==> flow/design.v <==
`timescale 1ns / 1ps
module sensory_neuron( clk, rst, d, th, start, y);
	input clk, rst, start;
	input [6:0] d, th;
	output reg y;
	reg [1:0] state, nextstate;
	reg [6:0] dReg, dNext;
	reg yHold;
	always@(posedge clk)
		if (rst)
		begin
			state <= 2'b00;
			dReg <= 7'b0;
			yHold <= 1'b0;
		end
		else
		begin
			state <= nextstate;
			dReg <= dNext;
			yHold <= y;
		end
	always@(*)
	begin
		dNext = dReg;
		y = yHold;
		case (state)
			2'b00: 
				begin
				dNext = 7'b0;
				nextstate = (start)? 2'b01: 2'b00;
				y = 1'b0;
				end
			2'b01:
				begin 
				dNext = d;
				nextstate = 2'b10;
				y = 1'b0;
				end
			2'b10:
				if( dReg == th)
					nextstate = 2'b11;
				else
					nextstate = 2'b00;
			2'b11:
				begin
				y = 1'b1;
				nextstate = 2'b00;
				end
		endcase
	end
endmodule 
`timescale 1ns / 1ps
module direction_ganglion(clk, rst, distance, start, dir, colrcode, flat);
	input clk, rst, start, dir;
	input [99:0] distance;
	output reg colrcode;
	output reg [6:0] flat;
	localparam [25:0] WAIT_LIMIT = 26'd7;
	reg [3:0] state, nextstate;
	reg [25:0] cnt, cntNext;
	reg [6:0] ascnt, ascntNext, dscnt, dscntNext; 
	reg [99:0] dReg, dRegNext, prevReg, prevRegNext;
	reg colrHold;
	reg [6:0] flatHold;
	always @(posedge clk)
	if (rst)
	begin
		state <= 4'b0000;
		cnt <= 26'b0;
		ascnt <= 7'b0;
		dscnt <= 7'b0;
		dReg <= 100'b0;
		prevReg <= 100'b0;
		colrHold <= 1'b0;
		flatHold <= 7'b0;
	end
	else
	begin
		colrHold <= colrcode;
		flatHold <= flat;
		state <= nextstate;
		cnt <= cntNext;
		ascnt <= ascntNext;
		dscnt <= dscntNext;
		dReg <= dRegNext;
		prevReg <= prevRegNext;
	end
	always @(*)
	begin
		cntNext = cnt;
		ascntNext = ascnt;
		dscntNext = dscnt;
		dRegNext = dReg;
		prevRegNext = prevReg;
		colrcode = colrHold;
		flat = flatHold;
		case(state)
			4'b0000:
			begin
				cntNext = 26'b0;
				ascntNext = 7'b0;
				dscntNext = 7'b0;
				dRegNext = 100'b0;
				prevRegNext = 100'b0;
				nextstate= (start)? 4'b0001:4'b0000; 
			end
			4'b0001:
			begin
				dRegNext = distance;
				nextstate = 4'b0010;
			end
			4'b0010:
			begin
				cntNext = cnt + 1;
				if(cnt < WAIT_LIMIT)
					nextstate = 4'b0010;
				else
					nextstate = 4'b0011;
			end
			4'b0011:
			begin
				prevRegNext = dReg;
				dRegNext = distance;
				cntNext = 26'b0;
				nextstate = 4'b0100;
			end
			4'b0100:
			begin
				if	(prevReg > dReg)
					nextstate = 4'b0101;
				else if (prevReg < dReg)
					nextstate = 4'b0110;
				else
					nextstate = 4'b0010;
			end
			4'b0101:
			begin
				dscntNext = dscnt + 1;
				nextstate = (start)? 4'b0010:4'b0111;
			end
			4'b0110:
			begin
				ascntNext = ascnt + 1;
				nextstate = (start)? 4'b0010:4'b0111;
			end
			4'b0111:
				nextstate = (dir)? 4'b1000:4'b1001;
			4'b1000:
			begin
				flat = ascnt;
				colrcode = 1'b1;
				nextstate = 4'b0000;
			end
			4'b1001:
			begin
				flat = dscnt;
				colrcode = 1'b0;
				nextstate = 4'b0000;
			end
			default: 
			begin
				nextstate = 4'b0000;
				cntNext = 26'b0;
				ascntNext = 7'b0;
				dscntNext = 7'b0;
				dRegNext = 100'b0;
				prevRegNext = 100'b0;
				flat = 7'b0;
				colrcode = 1'b0;
			end
		endcase
	end
endmodule
`timescale 1ns / 1ps
module inter_neuron(clk, rst, flat, th, mode, shape_code, wAddr, wE);
	input clk, rst, mode;
	input [6:0] th, flat;
	output reg wE;
	output reg [11:0] shape_code;
	output reg [4:0] wAddr;
	reg [4:0] state, nextstate, wAddrNext;
	reg [6:0] fReg, fRegNext;
	reg [11:0] shape_codeNext;
	reg wEHold;
	always @(posedge clk)
	if (rst)
	begin
		state <= 5'b00000;
		fReg <= 7'b0;
		wAddr <= 5'b0;
		shape_code <= 12'b0;
		wEHold <= 1'b0;
	end
	else
	begin
		wEHold <= wE;
		state <= nextstate;
		fReg <= fRegNext;
		wAddr <= wAddrNext;
		shape_code <= shape_codeNext;
	end
	always @(*)
	begin
		fRegNext = fReg;
		wAddrNext = wAddr;
		shape_codeNext = shape_code;
		wE = wEHold;
		case(state)
		5'b00000:
		begin
			fRegNext = 7'b0;
			nextstate = (mode)? 5'b00000:5'b00001;
			wE = 1'b0;
		end
		5'b00001:
		begin
			fRegNext = flat;
			nextstate = 5'b00010;
			wE = 1'b0;
		end
		5'b00010:
			if (fReg == th)
				nextstate = 5'b00011;
			else
				nextstate = 5'b00000;
		5'b00011:
			case(th)
				7'b1100100: nextstate = 5'b00100;
				7'b1011111: nextstate = 5'b00101;
				7'b1011010: nextstate = 5'b00110;
				7'b1010101: nextstate = 5'b00111;
				7'b1010000: nextstate = 5'b01000;
				7'b1001011: nextstate = 5'b01001;
				7'b1000110: nextstate = 5'b01010;
				7'b1000001: nextstate = 5'b01011;
				7'b0111100: nextstate = 5'b01100;
				7'b0110111: nextstate = 5'b01101;
				7'b0110010: nextstate = 5'b01110;
				7'b0101101: nextstate = 5'b01111;
				7'b0101000: nextstate = 5'b10000;
				7'b0100011: nextstate = 5'b10001;
				7'b0011110: nextstate = 5'b10010;
				7'b0011001: nextstate = 5'b10011;
				7'b0010100: nextstate = 5'b10100;
				7'b0001111: nextstate = 5'b10101;
				7'b0001010: nextstate = 5'b10110;
				7'b0000101: nextstate = 5'b10111;
				default: nextstate = 5'b00011;
			endcase
		5'b00100:
		begin
			shape_codeNext = {fReg, 5'b00000};
			wAddrNext = 5'b00000;
			wE = 1'b1;
			nextstate = 5'b00011;
		end
		5'b00101:
		begin
			shape_codeNext = {fReg, 5'b00001};
			wAddrNext = 5'b00001;
			wE = 1'b1;
			nextstate = 5'b00011;
		end
		5'b00110:
		begin
			shape_codeNext = {fReg, 5'b00010};
			wAddrNext = 5'b00010;
			wE = 1'b1;
			nextstate = 5'b00011;
		end
		5'b00111:
		begin
			shape_codeNext = {fReg, 5'b00011};
			wAddrNext = 5'b00011;
			wE = 1'b1;
			nextstate = 5'b00011;
		end
		5'b01000:
		begin
			shape_codeNext = {fReg, 5'b00100};
			wAddrNext = 5'b00100;
			wE = 1'b1;
			nextstate = 5'b00011;
		end
		5'b01001:
		begin
			shape_codeNext = {fReg, 5'b00101};
			wAddrNext = 5'b00101;
			wE = 1'b1;
			nextstate = 5'b00011;
		end
		5'b01010:
		begin
			shape_codeNext = {fReg, 5'b00110};
			wAddrNext = 5'b00110;
			wE = 1'b1;
			nextstate = 5'b00011;
		end
		5'b01011:
		begin
			shape_codeNext = {fReg, 5'b00111};
			wAddrNext = 5'b00111;
			wE = 1'b1;
			nextstate = 5'b00011;
		end
		5'b01100:
		begin
			shape_codeNext = {fReg, 5'b01000};
			wAddrNext = 5'b01000;
			wE = 1'b1;
			nextstate = 5'b00011;
		end
		5'b01101:
		begin
			shape_codeNext = {fReg, 5'b01001};
			wAddrNext = 5'b01001;
			wE = 1'b1;
			nextstate = 5'b00011;
		end
		5'b01110:
		begin
			shape_codeNext = {fReg, 5'b01010};
			wAddrNext = 5'b01010;
			wE = 1'b1;
			nextstate = 5'b00011;
		end
		5'b01111:
		begin
			shape_codeNext = {fReg, 5'b01011};
			wAddrNext = 5'b01011;
			wE = 1'b1;
			nextstate = 5'b00011;
		end
		5'b10000:
		begin
			shape_codeNext = {fReg, 5'b01100};
			wAddrNext = 5'b01100;
			wE = 1'b1;
			nextstate = 5'b00011;
		end
		5'b10001:
		begin
			shape_codeNext = {fReg, 5'b01101};
			wAddrNext = 5'b01101;
			wE = 1'b1;
			nextstate = 5'b00011;
		end
		5'b10010:
		begin
			shape_codeNext = {fReg, 5'b01110};
			wAddrNext = 5'b01110;
			wE = 1'b1;
			nextstate = 5'b00011;
		end
		5'b10011:
		begin
			shape_codeNext = {fReg, 5'b01111};
			wAddrNext = 5'b01111;
			wE = 1'b1;
			nextstate = 5'b00011;
		end
		5'b10100:
		begin
			shape_codeNext = {fReg, 5'b10000};
			wAddrNext = 5'b10000;
			wE = 1'b1;
			nextstate = 5'b00011;
		end
		5'b10101:
		begin
			shape_codeNext = {fReg, 5'b10001};
			wAddrNext = 5'b10001;
			wE = 1'b1;
			nextstate = 5'b00011;
		end
		5'b10110:
		begin
			shape_codeNext = {fReg, 5'b10010};
			wAddrNext = 5'b10010;
			wE = 1'b1;
			nextstate = 5'b00011;
		end
		5'b10111:
		begin
			shape_codeNext = {fReg, 5'b10011};
			wAddrNext = 5'b10011;
			wE = 1'b1;
			nextstate = 5'b00011;
		end
		default: 
		begin
			nextstate = 5'b00000;
			shape_codeNext = shape_code;
			wAddrNext = wAddr;
			wE = 1'b0;
			fRegNext = fReg;
		end
	endcase
	end
endmodule
`timescale 1ns / 1ps
module memory_neuron(clk, rst, WE1, WE2, WE3, WE4, WE5, 
							WE6, WE7, WE8, WE9, WE10, WE11, 
							WE12, WE13, WE14, WE15, WE16, WE17, 
							WE18, WE19, WE20, wAddr1, wAddr2, wAddr3, 
							wAddr4, wAddr5, wAddr6, wAddr7, wAddr8, 
							wAddr9, wAddr10, wAddr11, wAddr12, wAddr13, 
							wAddr14, wAddr15, wAddr16, wAddr17, wAddr18, 
							wAddr19, wAddr20, wData1, wData2, wData3, wData4, 
							wData5, wData6, wData7, wData8, wData9, wData10, 
							wData11, wData12, wData13, wData14, wData15, wData16, 
							wData17, wData18, wData19, wData20, rAddr1, rAddr2, 
							rData1, rData2);
	input clk, rst, WE1, WE2, WE3, WE4, WE5, 
			WE6, WE7, WE8, WE9, WE10, WE11, 
			WE12, WE13, WE14, WE15, WE16, WE17, 
			WE18, WE19, WE20;
	input [4:0] wAddr1, wAddr2, wAddr3, wAddr4, wAddr5, 
					wAddr6, wAddr7, wAddr8, wAddr9, wAddr10, 
					wAddr11, wAddr12, wAddr13, wAddr14, wAddr15, 
					wAddr16, wAddr17, wAddr18, wAddr19, wAddr20, 
					rAddr1, rAddr2;
	input [11:0] wData1, wData2, wData3, wData4, wData5, wData6, 
					 wData7, wData8, wData9, wData10, wData11, wData12, 
					 wData13, wData14, wData15, wData16, wData17, wData18, 
					 wData19, wData20;
	output [11:0] rData1, rData2;
	reg [11:0] mem[31:0];
	integer i;
	always@(posedge clk)
		if(rst)
			for (i = 0; i < 32; i = i + 1)
				mem[i] <= 12'b0;
		else if(WE1)
			mem[wAddr1] <= wData1;
		else if(WE2)
			mem[wAddr2] <= wData2;
		else if(WE3)
			mem[wAddr3] <= wData3;
		else if(WE4)
			mem[wAddr4] <= wData4;
		else if(WE5)
			mem[wAddr5] <= wData5;
		else if(WE6)
			mem[wAddr6] <= wData6;
		else if(WE7)
			mem[wAddr7] <= wData7;
		else if(WE8)
			mem[wAddr8] <= wData8;
		else if(WE9)
			mem[wAddr9] <= wData9;
		else if(WE10)
			mem[wAddr10] <= wData10;
		else if(WE11)
			mem[wAddr11] <= wData11;
		else if(WE12)
			mem[wAddr12] <= wData12;
		else if(WE13)
			mem[wAddr13] <= wData13;
		else if(WE14)
			mem[wAddr14] <= wData14;
		else if(WE15)
			mem[wAddr15] <= wData15;
		else if(WE16)
			mem[wAddr16] <= wData16;
		else if(WE17)
			mem[wAddr17] <= wData17;
		else if(WE18)
			mem[wAddr18] <= wData18;
		else if(WE19)
			mem[wAddr19] <= wData19;
		else if(WE20)
			mem[wAddr20] <= wData20;
		else 
			mem[wAddr20 + 1] <= wData1;
	assign rData1 = mem[rAddr1];
	assign rData2 = mem[rAddr2];
endmodule
`timescale 1ns / 1ps
module intelligent_stimuli_comparison_unit(clk, rst, E, asc, dsc, mode, read1, read2, colr1, colr2, colr, oe, dot_m, r_Addr1, r_Addr2);
	input clk, rst, E, mode, colr1, colr2;
	input [6:0] asc, dsc;
	input [11:0] read1, read2;
	output reg colr, oe;
	output reg [4:0] dot_m, r_Addr1, r_Addr2;
	reg [4:0] state, nextstate,  r_Addr1Next,  r_Addr2Next;
	reg [7:0] ascReg, ascRegNext, dscReg, dscRegNext, 
				 remReg1, remReg1Next, remReg2, remReg2Next;
	reg [27:0] cnt, cntNext;
	reg colrHold, oeHold;
	reg [4:0] dot_mHold;
	localparam [27:0] HOLD_LIMIT = 28'd5;
	always @(posedge clk)
	if (rst)
	begin
		state <= 5'b00000;
		ascReg <= 8'b0;
		dscReg <= 8'b0;
		remReg1 <= 8'b0;
		remReg2 <= 8'b0;
		cnt <= 28'b0;
		r_Addr1 <= 5'b0;
		r_Addr2 <= 5'b0;
		colrHold <= 1'b0;
		oeHold <= 1'b0;
		dot_mHold <= 5'b0;
	end
	else
	begin
		colrHold <= colr;
		oeHold <= oe;
		dot_mHold <= dot_m;
		state <= nextstate;
		ascReg <= ascRegNext;
		dscReg <= dscRegNext;
		remReg1 <= remReg1Next;
		remReg2 <= remReg2Next;
		cnt <= cntNext;
		r_Addr1 <= r_Addr1Next;
		r_Addr2 <= r_Addr2Next;
	end
	always @(*)
	begin
		nextstate = state;
		ascRegNext = ascReg;
		dscRegNext = dscReg;
		remReg1Next = remReg1;
		remReg2Next = remReg2;
		cntNext = cnt;
		r_Addr1Next = r_Addr1;
		r_Addr2Next = r_Addr2;
		colr = colrHold;
		oe = oeHold;
		dot_m = dot_mHold;
		case(state)
			5'b00000:
			begin
				ascRegNext = 8'b0;
				dscRegNext = 8'b0;
				cntNext = 28'b0;
				remReg1Next = 8'b0;
				remReg2Next = 8'b0;
				nextstate = (mode)? 5'b00001: 5'b00000;
			end
			5'b00001:
			begin
				ascRegNext = {1'b0, asc[6:0]};  
				dscRegNext = {1'b0, dsc[6:0]};
				nextstate = (E)? 5'b00010:5'b00011;
			end
			5'b00010:
			begin
				r_Addr1Next = 5'b0;
				r_Addr2Next = 5'b0;
				nextstate = 5'b00100;
			end
			5'b00011:
			begin
				r_Addr1Next = 5'b10100;
				r_Addr2Next = 5'b10100;
				nextstate = 5'b10001;
			end
			5'b00100:
			begin
				remReg1Next = ascReg - {1'b0, read1[11:5]};
				remReg2Next = dscReg - {1'b0, read2[11:5]};
				if ( !(r_Addr1 < 5'b10100) && !(r_Addr2 < 5'b10100))
					nextstate = 5'b00000;
				else if ( !(r_Addr1 < 5'b10100) && (r_Addr2 < 5'b10100))
					nextstate = 5'b01011;
				else if (r_Addr1 < 5'b10100)
					nextstate = 5'b00101;
				else
				 nextstate = 5'b00100;
			end
			5'b00101:
			if (remReg1[7] == 1)
				nextstate = 5'b00110;
			else if (remReg1 == 8'b00000000)
				nextstate = 5'b01000;
			else if (remReg1 > 8'b00000000)
				nextstate = 5'b01001;
			else
				nextstate = 5'b00101;
			5'b00110:
			begin
				r_Addr1Next = r_Addr1 + 1;
				nextstate = 5'b00111;
			end
			5'b00111:
			if (r_Addr1 < 5'b10100)
				nextstate = 5'b00101;
			else if (!(r_Addr1 < 5'b10100))
				nextstate = 5'b01011;
			else
				nextstate = 5'b00111;
			5'b01000:
			begin
				colr = colr1;
				dot_m = read1[4:0];
				cntNext = cnt + 1;
				oe = 1'b1;
				if (cnt < HOLD_LIMIT)
					nextstate = 5'b01000;
				else if (!(cnt < HOLD_LIMIT))
					nextstate = 5'b01010;
			end
			5'b01001:
			begin
				ascRegNext = remReg1;
				nextstate = 5'b00010;
			end
			5'b01010:
			begin
				oe = 1'b0;
				cntNext = 28'b0;
				if (r_Addr1 < 5'b10100)
					nextstate = 5'b00101;
				else if (!(r_Addr1 < 5'b10100))
					nextstate = 5'b01011;
				else 
					nextstate = 5'b01010;
			end
			5'b01011:
			if (remReg2[7] == 1)
				nextstate = 5'b01100;
			else if (remReg2 == 8'b00000000)
				nextstate = 5'b01110;
			else if (remReg2 > 8'b00000000)
				nextstate = 5'b01111;
			else
				nextstate = 5'b01011;
			5'b01100:
			begin
				r_Addr2Next = r_Addr2 + 1;
				nextstate = 5'b01101;
			end
			5'b01101:
			if (r_Addr2 < 5'b10100)
				nextstate = 5'b01011;
			else if (!(r_Addr2 < 5'b10100))
				nextstate = 5'b00000;
			else
				nextstate = 5'b01101;
			5'b01110:
			begin
				colr = colr2;
				dot_m = read2[4:0];
				cntNext = cnt + 1;
				oe = 1'b1;
				if (cnt < HOLD_LIMIT)
					nextstate = 5'b01110;
				else if (!(cnt < HOLD_LIMIT))
					nextstate = 5'b10000;
				else
					nextstate = 5'b01110;
			end
			5'b01111:
			begin
				dscRegNext = remReg2;
				r_Addr2Next = 5'b00000;
				nextstate = 5'b00100;
			end
			5'b10000:
			begin
				oe = 1'b0;
				cntNext = 28'b0;
				if (r_Addr2 < 5'b10100)
					nextstate = 5'b01011;
				else if (!(r_Addr2 < 5'b10100))
					nextstate = 5'b00000;
				else
					nextstate = 5'b10000;
			end
			5'b10001:
			begin
				remReg1Next = ascReg - {1'b0, read1[11:5]};
				remReg2Next = dscReg - {1'b0, read2[11:5]};
				cntNext = 28'b0;
				oe = 1'b0;
				if ((r_Addr1 == 5'b00000) && (r_Addr2 == 5'b00000))
					nextstate = 5'b00000;
				else if ((r_Addr1 == 5'b00000) && !(r_Addr2 == 5'b00000))
					nextstate = 5'b10110;
				else if ( !(r_Addr1 == 5'b00000))
					nextstate = 5'b10010;
				else
					nextstate = 5'b10001;
			end
			5'b10010:
			if (remReg1[7] > 8'b00000000)
				nextstate = 5'b10100;
			else if (remReg1 == 8'b00000000)
				nextstate = 5'b10011;
			else
				nextstate = 5'b10010;
			5'b10011:
			begin
				colr = colr1;
				dot_m = read1[4:0];
				oe = 1'b1;
				cntNext = cnt + 1;
				if (cnt < HOLD_LIMIT)
					nextstate = 5'b10011;
				else if (!(cnt < HOLD_LIMIT))
					nextstate = 5'b10110;
				else
					nextstate = 5'b10011;
			end
			5'b10100:
			begin
				colr = colr1;
				dot_m = read1[4:0];
				oe = 1'b1;
				r_Addr1Next = r_Addr1 - 1;
				ascRegNext = remReg1;
				nextstate = 5'b10101;
			end
			5'b10101:
			begin
				cntNext = cnt + 1;
				if (cnt < HOLD_LIMIT)
					nextstate = 5'b10101;
				else if ( !(cnt < HOLD_LIMIT) && r_Addr1 != 8'b00000000)
					nextstate = 5'b10001;
				else if ( cnt < HOLD_LIMIT && r_Addr1 == 8'b00000000)
					nextstate = 5'b10110;
			end
			5'b10110:
			begin
				cntNext = 28'b0;
				oe = 1'b0;
				if (remReg2 == 8'b00000000)
					nextstate = 5'b11000;
				else if (remReg2 > 8'b00000000)
					nextstate = 5'b10111;
				else 
					nextstate = 5'b10110;
			end
			5'b10111:
			begin
				colr = colr2;
				dot_m = read2[4:0];
				oe = 1'b1;
				r_Addr2Next = r_Addr2 - 1;
				dscRegNext = remReg2;
				nextstate = 5'b10101;
			end
			5'b11000:
			begin
				colr = colr2;
				dot_m = read2[4:0];
				oe = 1'b1;
				cntNext = cnt + 1;
				if (cnt < HOLD_LIMIT)
					nextstate = 5'b11000;
				else if (!(cnt < HOLD_LIMIT))
					nextstate = 5'b00000;
				else
					nextstate = 5'b11000;
			end
			5'b11001:
			begin
				cntNext = cnt + 1;
				if (cnt < HOLD_LIMIT)
					nextstate = 5'b11001;
				else if ( !(cnt < HOLD_LIMIT) && r_Addr2 == 8'b00000000)
					nextstate = 5'b00000;
				else if ( !(cnt < HOLD_LIMIT) && r_Addr2 != 8'b00000000)
					nextstate = 5'b10110;
				else
					nextstate = 5'b11001;
			end
			default:
			begin
				ascRegNext = 8'b0;
				dscRegNext = 8'b0;
				cntNext = 28'b0;
				remReg1Next = 8'b0;
				remReg2Next = 8'b0;
				r_Addr1Next = 5'b0;
				r_Addr2Next = 5'b0;
				colr = 1'b0;
				dot_m = 5'b0;
				oe = 1'b0;
			end
		endcase
	end
endmodule
`timescale 1ns / 1ps
module brain_m(clk, rst, distance, mode, start, E, color, OE, shape);
	input clk, rst, mode, start, E;
	input [6:0] distance;
	output color, OE;
	output [4:0] shape;
	wire [99:0] W1;
	wire W2, W3, W8, W13, W14, 
		  W15, W16, W17, W18, W19, 
		  W20, W21, W22, W23, W24, 
		  W25, W26, W27, W28, W29, 
		  W30, W31;
	wire [6:0] W4, W5;
	wire [11:0] W6, W51, W52, W53, 
					W54, W55, W56, W57, 
					W58, W59, W60, W61, 
					W62, W63, W64, W65, 
					W66, W67, W68, W69, 
					W11, W12;
	wire [4:0] W7, W32, W33, W34, W35, 
				  W36, W37, W38, W39, W40, 
				  W41, W42, W43, W44, W45, 
				  W46, W47, W48, W49, W50, 
				  W9, W10;
	sensory_neuron s1(clk, rst, distance, 7'b0000010, start, W1[0]);
	sensory_neuron s2(clk, rst, distance, 7'b0000011, start, W1[1]);
	sensory_neuron s3(clk, rst, distance, 7'b0000100, start, W1[2]);
	sensory_neuron s4(clk, rst, distance, 7'b0000101, start, W1[3]);
	sensory_neuron s5(clk, rst, distance, 7'b0000110, start, W1[4]);
	sensory_neuron s6(clk, rst, distance, 7'b0000111, start, W1[5]);
	sensory_neuron s7(clk, rst, distance, 7'b0001000, start, W1[6]);
	sensory_neuron s8(clk, rst, distance, 7'b0001001, start, W1[7]);
	sensory_neuron s9(clk, rst, distance, 7'b0001010, start, W1[8]);
	sensory_neuron s10(clk, rst, distance, 7'b0001011, start, W1[9]);
	sensory_neuron s11(clk, rst, distance, 7'b0001100, start, W1[10]);
	sensory_neuron s12(clk, rst, distance, 7'b0001101, start, W1[11]);
	sensory_neuron s13(clk, rst, distance, 7'b0001110, start, W1[12]);
	sensory_neuron s14(clk, rst, distance, 7'b0001111, start, W1[13]);
	sensory_neuron s15(clk, rst, distance, 7'b0010000, start, W1[14]);
	sensory_neuron s16(clk, rst, distance, 7'b0010001, start, W1[15]);
	sensory_neuron s17(clk, rst, distance, 7'b0010010, start, W1[16]);
	sensory_neuron s18(clk, rst, distance, 7'b0010011, start, W1[17]);
	sensory_neuron s19(clk, rst, distance, 7'b0010100, start, W1[18]);
	sensory_neuron s20(clk, rst, distance, 7'b0010101, start, W1[19]);
	sensory_neuron s21(clk, rst, distance, 7'b0010110, start, W1[20]);
	sensory_neuron s22(clk, rst, distance, 7'b0010111, start, W1[21]);
	sensory_neuron s23(clk, rst, distance, 7'b0011000, start, W1[22]);
	sensory_neuron s24(clk, rst, distance, 7'b0011001, start, W1[23]);
	sensory_neuron s25(clk, rst, distance, 7'b0011010, start, W1[24]);
	sensory_neuron s26(clk, rst, distance, 7'b0011011, start, W1[25]);
	sensory_neuron s27(clk, rst, distance, 7'b0011100, start, W1[26]);
	sensory_neuron s28(clk, rst, distance, 7'b0011101, start, W1[27]);
	sensory_neuron s29(clk, rst, distance, 7'b0011110, start, W1[28]);
	sensory_neuron s30(clk, rst, distance, 7'b0011111, start, W1[29]);
	sensory_neuron s31(clk, rst, distance, 7'b0100000, start, W1[30]);
	sensory_neuron s32(clk, rst, distance, 7'b0100001, start, W1[31]);
	sensory_neuron s33(clk, rst, distance, 7'b0100010, start, W1[32]);
	sensory_neuron s34(clk, rst, distance, 7'b0100011, start, W1[33]);
	sensory_neuron s35(clk, rst, distance, 7'b0100100, start, W1[34]);
	sensory_neuron s36(clk, rst, distance, 7'b0100101, start, W1[35]);
	sensory_neuron s37(clk, rst, distance, 7'b0100110, start, W1[36]);
	sensory_neuron s38(clk, rst, distance, 7'b0100111, start, W1[37]);
	sensory_neuron s39(clk, rst, distance, 7'b0101000, start, W1[38]);
	sensory_neuron s40(clk, rst, distance, 7'b0101001, start, W1[39]);
	sensory_neuron s41(clk, rst, distance, 7'b0101010, start, W1[40]);
	sensory_neuron s42(clk, rst, distance, 7'b0101011, start, W1[41]);
	sensory_neuron s43(clk, rst, distance, 7'b0101100, start, W1[42]);
	sensory_neuron s44(clk, rst, distance, 7'b0101101, start, W1[43]);
	sensory_neuron s45(clk, rst, distance, 7'b0101110, start, W1[44]);
	sensory_neuron s46(clk, rst, distance, 7'b0101111, start, W1[45]);
	sensory_neuron s47(clk, rst, distance, 7'b0110000, start, W1[46]);
	sensory_neuron s48(clk, rst, distance, 7'b0110001, start, W1[47]);
	sensory_neuron s49(clk, rst, distance, 7'b0110010, start, W1[48]);
	sensory_neuron s50(clk, rst, distance, 7'b0110011, start, W1[49]);
	sensory_neuron s51(clk, rst, distance, 7'b0110100, start, W1[50]);
	sensory_neuron s52(clk, rst, distance, 7'b0110101, start, W1[51]);
	sensory_neuron s53(clk, rst, distance, 7'b0110110, start, W1[52]);
	sensory_neuron s54(clk, rst, distance, 7'b0110111, start, W1[53]);
	sensory_neuron s55(clk, rst, distance, 7'b0111000, start, W1[54]);
	sensory_neuron s56(clk, rst, distance, 7'b0111001, start, W1[55]);
	sensory_neuron s57(clk, rst, distance, 7'b0111010, start, W1[56]);
	sensory_neuron s58(clk, rst, distance, 7'b0111011, start, W1[57]);
	sensory_neuron s59(clk, rst, distance, 7'b0111100, start, W1[58]);
	sensory_neuron s60(clk, rst, distance, 7'b0111101, start, W1[59]);
	sensory_neuron s61(clk, rst, distance, 7'b0111110, start, W1[60]);
	sensory_neuron s62(clk, rst, distance, 7'b0111111, start, W1[61]);
	sensory_neuron s63(clk, rst, distance, 7'b1000000, start, W1[62]);
	sensory_neuron s64(clk, rst, distance, 7'b1000001, start, W1[63]);
	sensory_neuron s65(clk, rst, distance, 7'b1000010, start, W1[64]);
	sensory_neuron s66(clk, rst, distance, 7'b1000011, start, W1[65]);
	sensory_neuron s67(clk, rst, distance, 7'b1000100, start, W1[66]);
	sensory_neuron s68(clk, rst, distance, 7'b1000101, start, W1[67]);
	sensory_neuron s69(clk, rst, distance, 7'b1000110, start, W1[68]);
	sensory_neuron s70(clk, rst, distance, 7'b1000111, start, W1[69]);
	sensory_neuron s71(clk, rst, distance, 7'b1001000, start, W1[70]);
	sensory_neuron s72(clk, rst, distance, 7'b1001001, start, W1[71]);
	sensory_neuron s73(clk, rst, distance, 7'b1001010, start, W1[72]);
	sensory_neuron s74(clk, rst, distance, 7'b1001011, start, W1[73]);
	sensory_neuron s75(clk, rst, distance, 7'b1001100, start, W1[74]);
	sensory_neuron s76(clk, rst, distance, 7'b1001101, start, W1[75]);
	sensory_neuron s77(clk, rst, distance, 7'b1001110, start, W1[76]);
	sensory_neuron s78(clk, rst, distance, 7'b1001111, start, W1[77]);
	sensory_neuron s79(clk, rst, distance, 7'b1010000, start, W1[78]);
	sensory_neuron s80(clk, rst, distance, 7'b1010001, start, W1[79]);
	sensory_neuron s81(clk, rst, distance, 7'b1010010, start, W1[80]);
	sensory_neuron s82(clk, rst, distance, 7'b1010011, start, W1[81]);
	sensory_neuron s83(clk, rst, distance, 7'b1010100, start, W1[82]);
	sensory_neuron s84(clk, rst, distance, 7'b1010101, start, W1[83]);
	sensory_neuron s85(clk, rst, distance, 7'b1010110, start, W1[84]);
	sensory_neuron s86(clk, rst, distance, 7'b1010111, start, W1[85]);
	sensory_neuron s87(clk, rst, distance, 7'b1011000, start, W1[86]);
	sensory_neuron s88(clk, rst, distance, 7'b1011001, start, W1[87]);
	sensory_neuron s89(clk, rst, distance, 7'b1011010, start, W1[88]);
	sensory_neuron s90(clk, rst, distance, 7'b1011011, start, W1[89]);
	sensory_neuron s91(clk, rst, distance, 7'b1011100, start, W1[90]);
	sensory_neuron s92(clk, rst, distance, 7'b1011101, start, W1[91]);
	sensory_neuron s93(clk, rst, distance, 7'b1011110, start, W1[92]);
	sensory_neuron s94(clk, rst, distance, 7'b1011111, start, W1[93]);
	sensory_neuron s95(clk, rst, distance, 7'b1100000, start, W1[94]);
	sensory_neuron s96(clk, rst, distance, 7'b1100001, start, W1[95]);
	sensory_neuron s97(clk, rst, distance, 7'b1100010, start, W1[96]);
	sensory_neuron s98(clk, rst, distance, 7'b1100011, start, W1[97]);
	sensory_neuron s99(clk, rst, distance, 7'b1100100, start, W1[98]);
	sensory_neuron s100(clk, rst, distance, 7'b1100101, start, W1[99]);
	direction_ganglion d1(clk, rst, W1, start, 1'b1, W2, W4);
	direction_ganglion d2(clk, rst, W1, start, 1'b0, W3, W5);
	inter_neuron in1(clk, rst, W5, 7'b1100100, mode, W6, W7, W8);
	inter_neuron in2(clk, rst, W5, 7'b1011111, mode, W51, W32, W13);
	inter_neuron in3(clk, rst, W5, 7'b1011010, mode, W52, W33, W14);
	inter_neuron in4(clk, rst, W5, 7'b1010101, mode, W53, W34, W15);
	inter_neuron in5(clk, rst, W5, 7'b1010000, mode, W54, W35, W16);
	inter_neuron in6(clk, rst, W5, 7'b1001011, mode, W55, W36, W17);
	inter_neuron in7(clk, rst, W5, 7'b1000110, mode, W56, W37, W18);
	inter_neuron in8(clk, rst, W5, 7'b1000001, mode, W57, W38, W19);
	inter_neuron in9(clk, rst, W5, 7'b0111100, mode, W58, W39, W20);
	inter_neuron in10(clk, rst, W5, 7'b0110111, mode, W59, W40, W21);
	inter_neuron in11(clk, rst, W5, 7'b0110010, mode, W60, W41, W22);
	inter_neuron in12(clk, rst, W5, 7'b0101101, mode, W61, W42, W23);
	inter_neuron in13(clk, rst, W5, 7'b0101000, mode, W62, W43, W24);
	inter_neuron in14(clk, rst, W5, 7'b0100011, mode, W63, W44, W25);
	inter_neuron in15(clk, rst, W5, 7'b0011110, mode, W64, W45, W26);
	inter_neuron in16(clk, rst, W5, 7'b0011001, mode, W65, W46, W27);
	inter_neuron in17(clk, rst, W5, 7'b0010100, mode, W66, W47, W28);
	inter_neuron in18(clk, rst, W5, 7'b0001111, mode, W67, W48, W29);
	inter_neuron in19(clk, rst, W5, 7'b0001010, mode, W68, W49, W30);
	inter_neuron in20(clk, rst, W5, 7'b0000101, mode, W69, W50, W31);
	memory_neuron m(clk, rst, W8, W13, W14, W15, W16, W17, W18, W19, 
						W20, W21, W22, W23, W24, W25, W26, W27, W28, 
						W29, W30, W31, W7, W32, W33, W34, W35, W36, 
						W37, W38, W39, W40, W41, W42, W43, W44, W45, 
						W46, W47, W48, W49, W50, W6, W51, W52, W53, 
						W54, W55, W56, W57, W58, W59, W60, W61, W62, 
						W63, W64, W65, W66, W67, W68, W69, W9, W10, 
						W11, W12);
	intelligent_stimuli_comparison_unit iscu(clk, rst, E, W4, W5, mode, W11, W12, W2, W3, color, OE, shape, W9, W10);
endmodule
# [Step by step through the tools: brain_m]
# Tool output for the design above, in the order of the flow.
# Line numbers count from 1 in the design file above.
# Operators: Yosys type, input widths -> output width; for muxes data width and select width s.
# Cell names lack the library's common part.
# Not given: n/a
[setup] design="brain_m" clk_port="clk" lib="sky130hd" corner="tt_025C_1v80"

# [Word-level counts]
# Yosys after proc, flatten, opt, wreduce and memory -nomap, before mapping. Print and check cells are not counted.
# Memory sizes are those after Yosys's memory passes, which may raise the word count (mostly to a power of two), join words into wider ones and drop unused or constant bits.
[bits] wordCells=3261 reg_bits=2186 mem_bits_rw=384 n_memories=1
[op_classes] addsub=14 n_eq=924 reduce_and_logical=478 cmp=12 n_mux=1405
[memory_table] memory="m.mem" size=32 width=12 line_no=428 source="reg [11:0] mem[31:0];"
[op_table] op="$pmux 12 s20" count=20
[op_table] op="$mux 12" count=271
[op_table] op="$pmux 5 s20" count=20
[op_table] op="$pmux 7 s2" count=124
[op_table] op="$mux 5" count=292
[op_table] op="$eq 5x5->1 const B" count=170
[op_table] op="$eq 5x4->1 const B" count=168
[op_table] op="$pmux 2 s4" count=100
[op_table] op="$pmux 100 s2" count=4
[op_table] op="$pmux 5 s5" count=20
[op_table] op="$reduce_or 2->1" count=231
[op_table] op="$reduce_or 20->1" count=21
[op_table] op="$eq 5x3->1 const B" count=84
[op_table] op="$eq 2x2->1 const B" count=200
[op_table] op="$reduce_bool 20->1" count=20
[op_table] op="$eq 7x7->1 const B" count=46
[op_table] op="$pmux 1 s3" count=101
[op_table] op="$mux 1" count=282
[op_table] op="$eq 7x6->1 const B" count=38
[op_table] op="$mux 2" count=122
[op_table] op="$reduce_or 12->1" count=20
[op_table] op="$eq 5x2->1 const B" count=42
[op_table] op="$gt 100x100->1" count=2
[op_table] op="$lt 100x100->1" count=2
[op_table] op="$eq 2x1->1 const B" count=100
[op_table] op="$logic_not 2->1" count=100
[op_table] op="$eq 7x5->1 const B" count=19
[op_table] op="$logic_not 5->1" count=23
# Not listed: further kinds 49, cells in them 191.

# [Depth]
# Depth = most cells in a row (Yosys ltp): at word level without a register or memory, in the mapped netlist without a sequential cell, where the memories' decode and read muxes count.
[depth] word_depth=27 abc_area=0 mapped_depth=18 ltp_nobuf=15

# [Netlist]
# The flow's flattened synthesis, as Yosys stat reports it; memories are mapped. The netlist is that of the ABC_AREA named above (0 if unset); the other value can give another one.
[types] cell_type="dfxtp_1" count=2232 type_area_um2=4.47E+04
[types] cell_type="edfxtp_1" count=384 type_area_um2=1.15E+04
[types] cell_type="a21oi_1" count=1467 type_area_um2=7.34E+03
[types] cell_type="mux4_2" count=240 type_area_um2=5.41E+03
[types] cell_type="nor2_1" count=1189 type_area_um2=4463.03
[types] cell_type="o21ai_0" count=814 type_area_um2=4.07E+03
[types] cell_type="nand3_1" count=792 type_area_um2=3.96E+03
[types] cell_type="ha_1" count=226 type_area_um2=2.83E+03
[types] cell_type="clkbuf_1" count=631 type_area_um2=2.37E+03
[types] cell_type="nor3b_1" count=265 type_area_um2=1.99E+03
[types] cell_type="mux2i_1" count=174 type_area_um2=1741.67
[types] cell_type="nor2b_1" count=261 type_area_um2=1.63E+03
[types] cell_type="a22o_1" count=151 type_area_um2=1.32E+03
[types] cell_type="nand2_1" count=303 type_area_um2=1.14E+03
[types] cell_type="a2111o_1" count=100 type_area_um2=1126.08
[types] cell_type="inv_1" count=296 type_area_um2=1.11E+03
[types] cell_type="and2_1" count=152 type_area_um2=950.912
[types] cell_type="buf_1" count=226 type_area_um2=848.314
# Other cell types: 74; their cells: 1015.
[synth_totals] synth_area_um2=106208.1 n_buf=907 ffs=2616 stdcells=10918 sequential_area_um2=56213.9
# The figures by module come from a second, unflattened synthesis with its own total; it is not the netlist above.
[unflattened] cells_unflattened=15596 hier_area_um2=142603.0
# Each row is one instance without its submodules.
[modules] module="sensory_neuron" mod_area_um2=490.5 n_inst=100 n_cells=55
[modules] module="inter_neuron" mod_area_um2=2011.9 n_inst=20 n_cells=224
[modules] module="direction_ganglion" mod_area_um2=12099.1 n_inst=2 n_cells=1534
[modules] module="memory_neuron" mod_area_um2=23787.8 n_inst=1 n_cells=1915
[modules] module="intelligent_stimuli_comparison_unit" mod_area_um2=5323.9 n_inst=1 n_cells=631
[modules] module="brain_m" mod_area_um2=7.5 n_inst=1 n_cells=2

# [Timing after synthesis]
# Path of least setup slack by OpenSTA after synthesis, without wires, with an ideal clock, recovery checks aside; 20% of the period is set as input and as output delay. Where synthesis merged equal registers, the netlist keeps one of their names.
[synth_timing] path_kind="input-to-reg" from="in rst" to="mem m.mem[19][0]" t_first_pin_ns=2.000 stages=12 setup_time_ns=0.350 arrival_ns=4.404 path_buffers=3 clock_period_ns=10.0 path_delay_ns=2.754 setup_slack_ns=5.245 synth_period_reached_ns=4.755
# "path_delay_ns" is the arrival time less input delay plus setup time.
# "stages" counts driving pins, that of a launching flip-flop among them; a cell with two outputs on the path counts twice.
# "synth_period_reached_ns" = period - worst setup slack (recovery checks aside). The figure is calculated, with input and output delays left at 20% of the set period.
# Between the ends stands the longest chain of elaborated cells between them, by number of cells; it is not shown to be the way that was timed. Of several equally long chains one is given.
# Each line given opens the expression or statement behind the cell; cells for indexed reads and writes are added by Yosys, which also makes memories of some case tables.
# Only ways into the end's enable, where the timed path ends, are counted here.
[synth_between] path_cell_list="nor2_1 > and4_1 > nand4_4 > or4_1 > buf_2 > o2111a_1 > o21ai_2 > a21o_1 > buf_6 > o2111ai_2 > buf_6 > nand2_1" elab_chain_cells=22
[synth_lines] element="start, declared" line_no=792 source="input clk, rst, mode, start, E;"
[synth_lines] element="$mux 1" line_no=431 source="if(rst)"
[synth_lines] element="$reduce_or 12->1"
[synth_lines] element="$mux 5 (20 in a row)"
[synth_lines] element="end, declared" line_no=428 source="reg [11:0] mem[31:0];"

# [Path in the finished layout]
# From the final timing report of stored run 1: the path of least setup slack in the routed layout; clock arrival at registers is part of the times.
[layout_timing] path_kind="reg-to-output" from="reg (no name shown)" to="out shape[2]" path_buffers=3 t_first_pin_ns=0.90 setup_slack_ns=2.64 stages=8 arrival_ns=4.49 clock_period_ns=8.91 out_delay_ns=1.78
[layout_between] path_cell_list="dfxtp_4 > buf_16 > buf_4 > mux4_2 > mux4_2 > mux2i_1 > o221ai_1 > clkdlybuf4s50_1"
[layout_lines] element="end, declared" line_no=795 source="output [4:0] shape;"
# No chain of elaborated cells between the ends is given.

==> results <==
Settings and measured results of 3 stored flow runs for module brain_m (sky130hd), not sorted in any way. The constraints put input and output delay at 20% of the set period each and load the outputs with 0.01 pF.
"achieved clock period" means the clock period less the worst setup slack. The figure is calculated, with input and output delays left at 20% of the set period.
"worst setup path time" is the time allowed to the run's worst setup path (the clock period less input and output delay, where it has them) less its slack. Clock arrival times count: a late capture clock shortens it, a late launch clock lengthens it.
[stored run 1] settings: CAP_MARGIN=40, CELL_PAD_IN_SITES_DETAIL_PLACEMENT=1, CORE_UTILIZATION=47, CTS_CLUSTER_DIAMETER=393, GPL_ROUTABILITY_DRIVEN=1, MIN_ROUTING_LAYER=met1, PLACE_DENSITY=0.41, period_ns=8.91, CORE_MARGIN=2, SLEW_MARGIN=20
[stored run 1] result: chip area after synthesis (Yosys) 106208.1 µm², die area 229791.0 µm², standard-cell area of the final layout 118933.0 µm², utilization 52.9 %, worst setup slack after layout 2.642 ns, worst hold slack 0.443 ns, achieved clock period 6.268 ns, worst setup path time 4.49 ns, worst setup path kind reg-to-output
[stored run 2] settings: CAP_MARGIN=30, CELL_PAD_IN_SITES_GLOBAL_PLACEMENT=1, CORE_UTILIZATION=61, CTS_CLUSTER_DIAMETER=249, GPL_ROUTABILITY_DRIVEN=0, period_ns=9.77, CORE_MARGIN=2, SLEW_MARGIN=20
[stored run 2] result: chip area after synthesis (Yosys) 106208.1 µm², die area 177464.0 µm², standard-cell area of the final layout 116571.0 µm², utilization 67.2 %, worst setup slack after layout 3.214 ns, worst hold slack 0.434 ns, achieved clock period 6.556 ns, worst setup path time 4.60 ns, worst setup path kind reg-to-output
[stored run 3] settings: ABC_AREA=0, CELL_PAD_IN_SITES_GLOBAL_PLACEMENT=2, CORE_ASPECT_RATIO=1.0, CORE_MARGIN=2, CORE_UTILIZATION=62, MAX_ROUTING_LAYER=met5, PLACE_DENSITY_LB_ADDON=0.3, period_ns=11.1, CAP_MARGIN=20, SLEW_MARGIN=20
[stored run 3] result: did not finish, placement stopped with FLW-0024
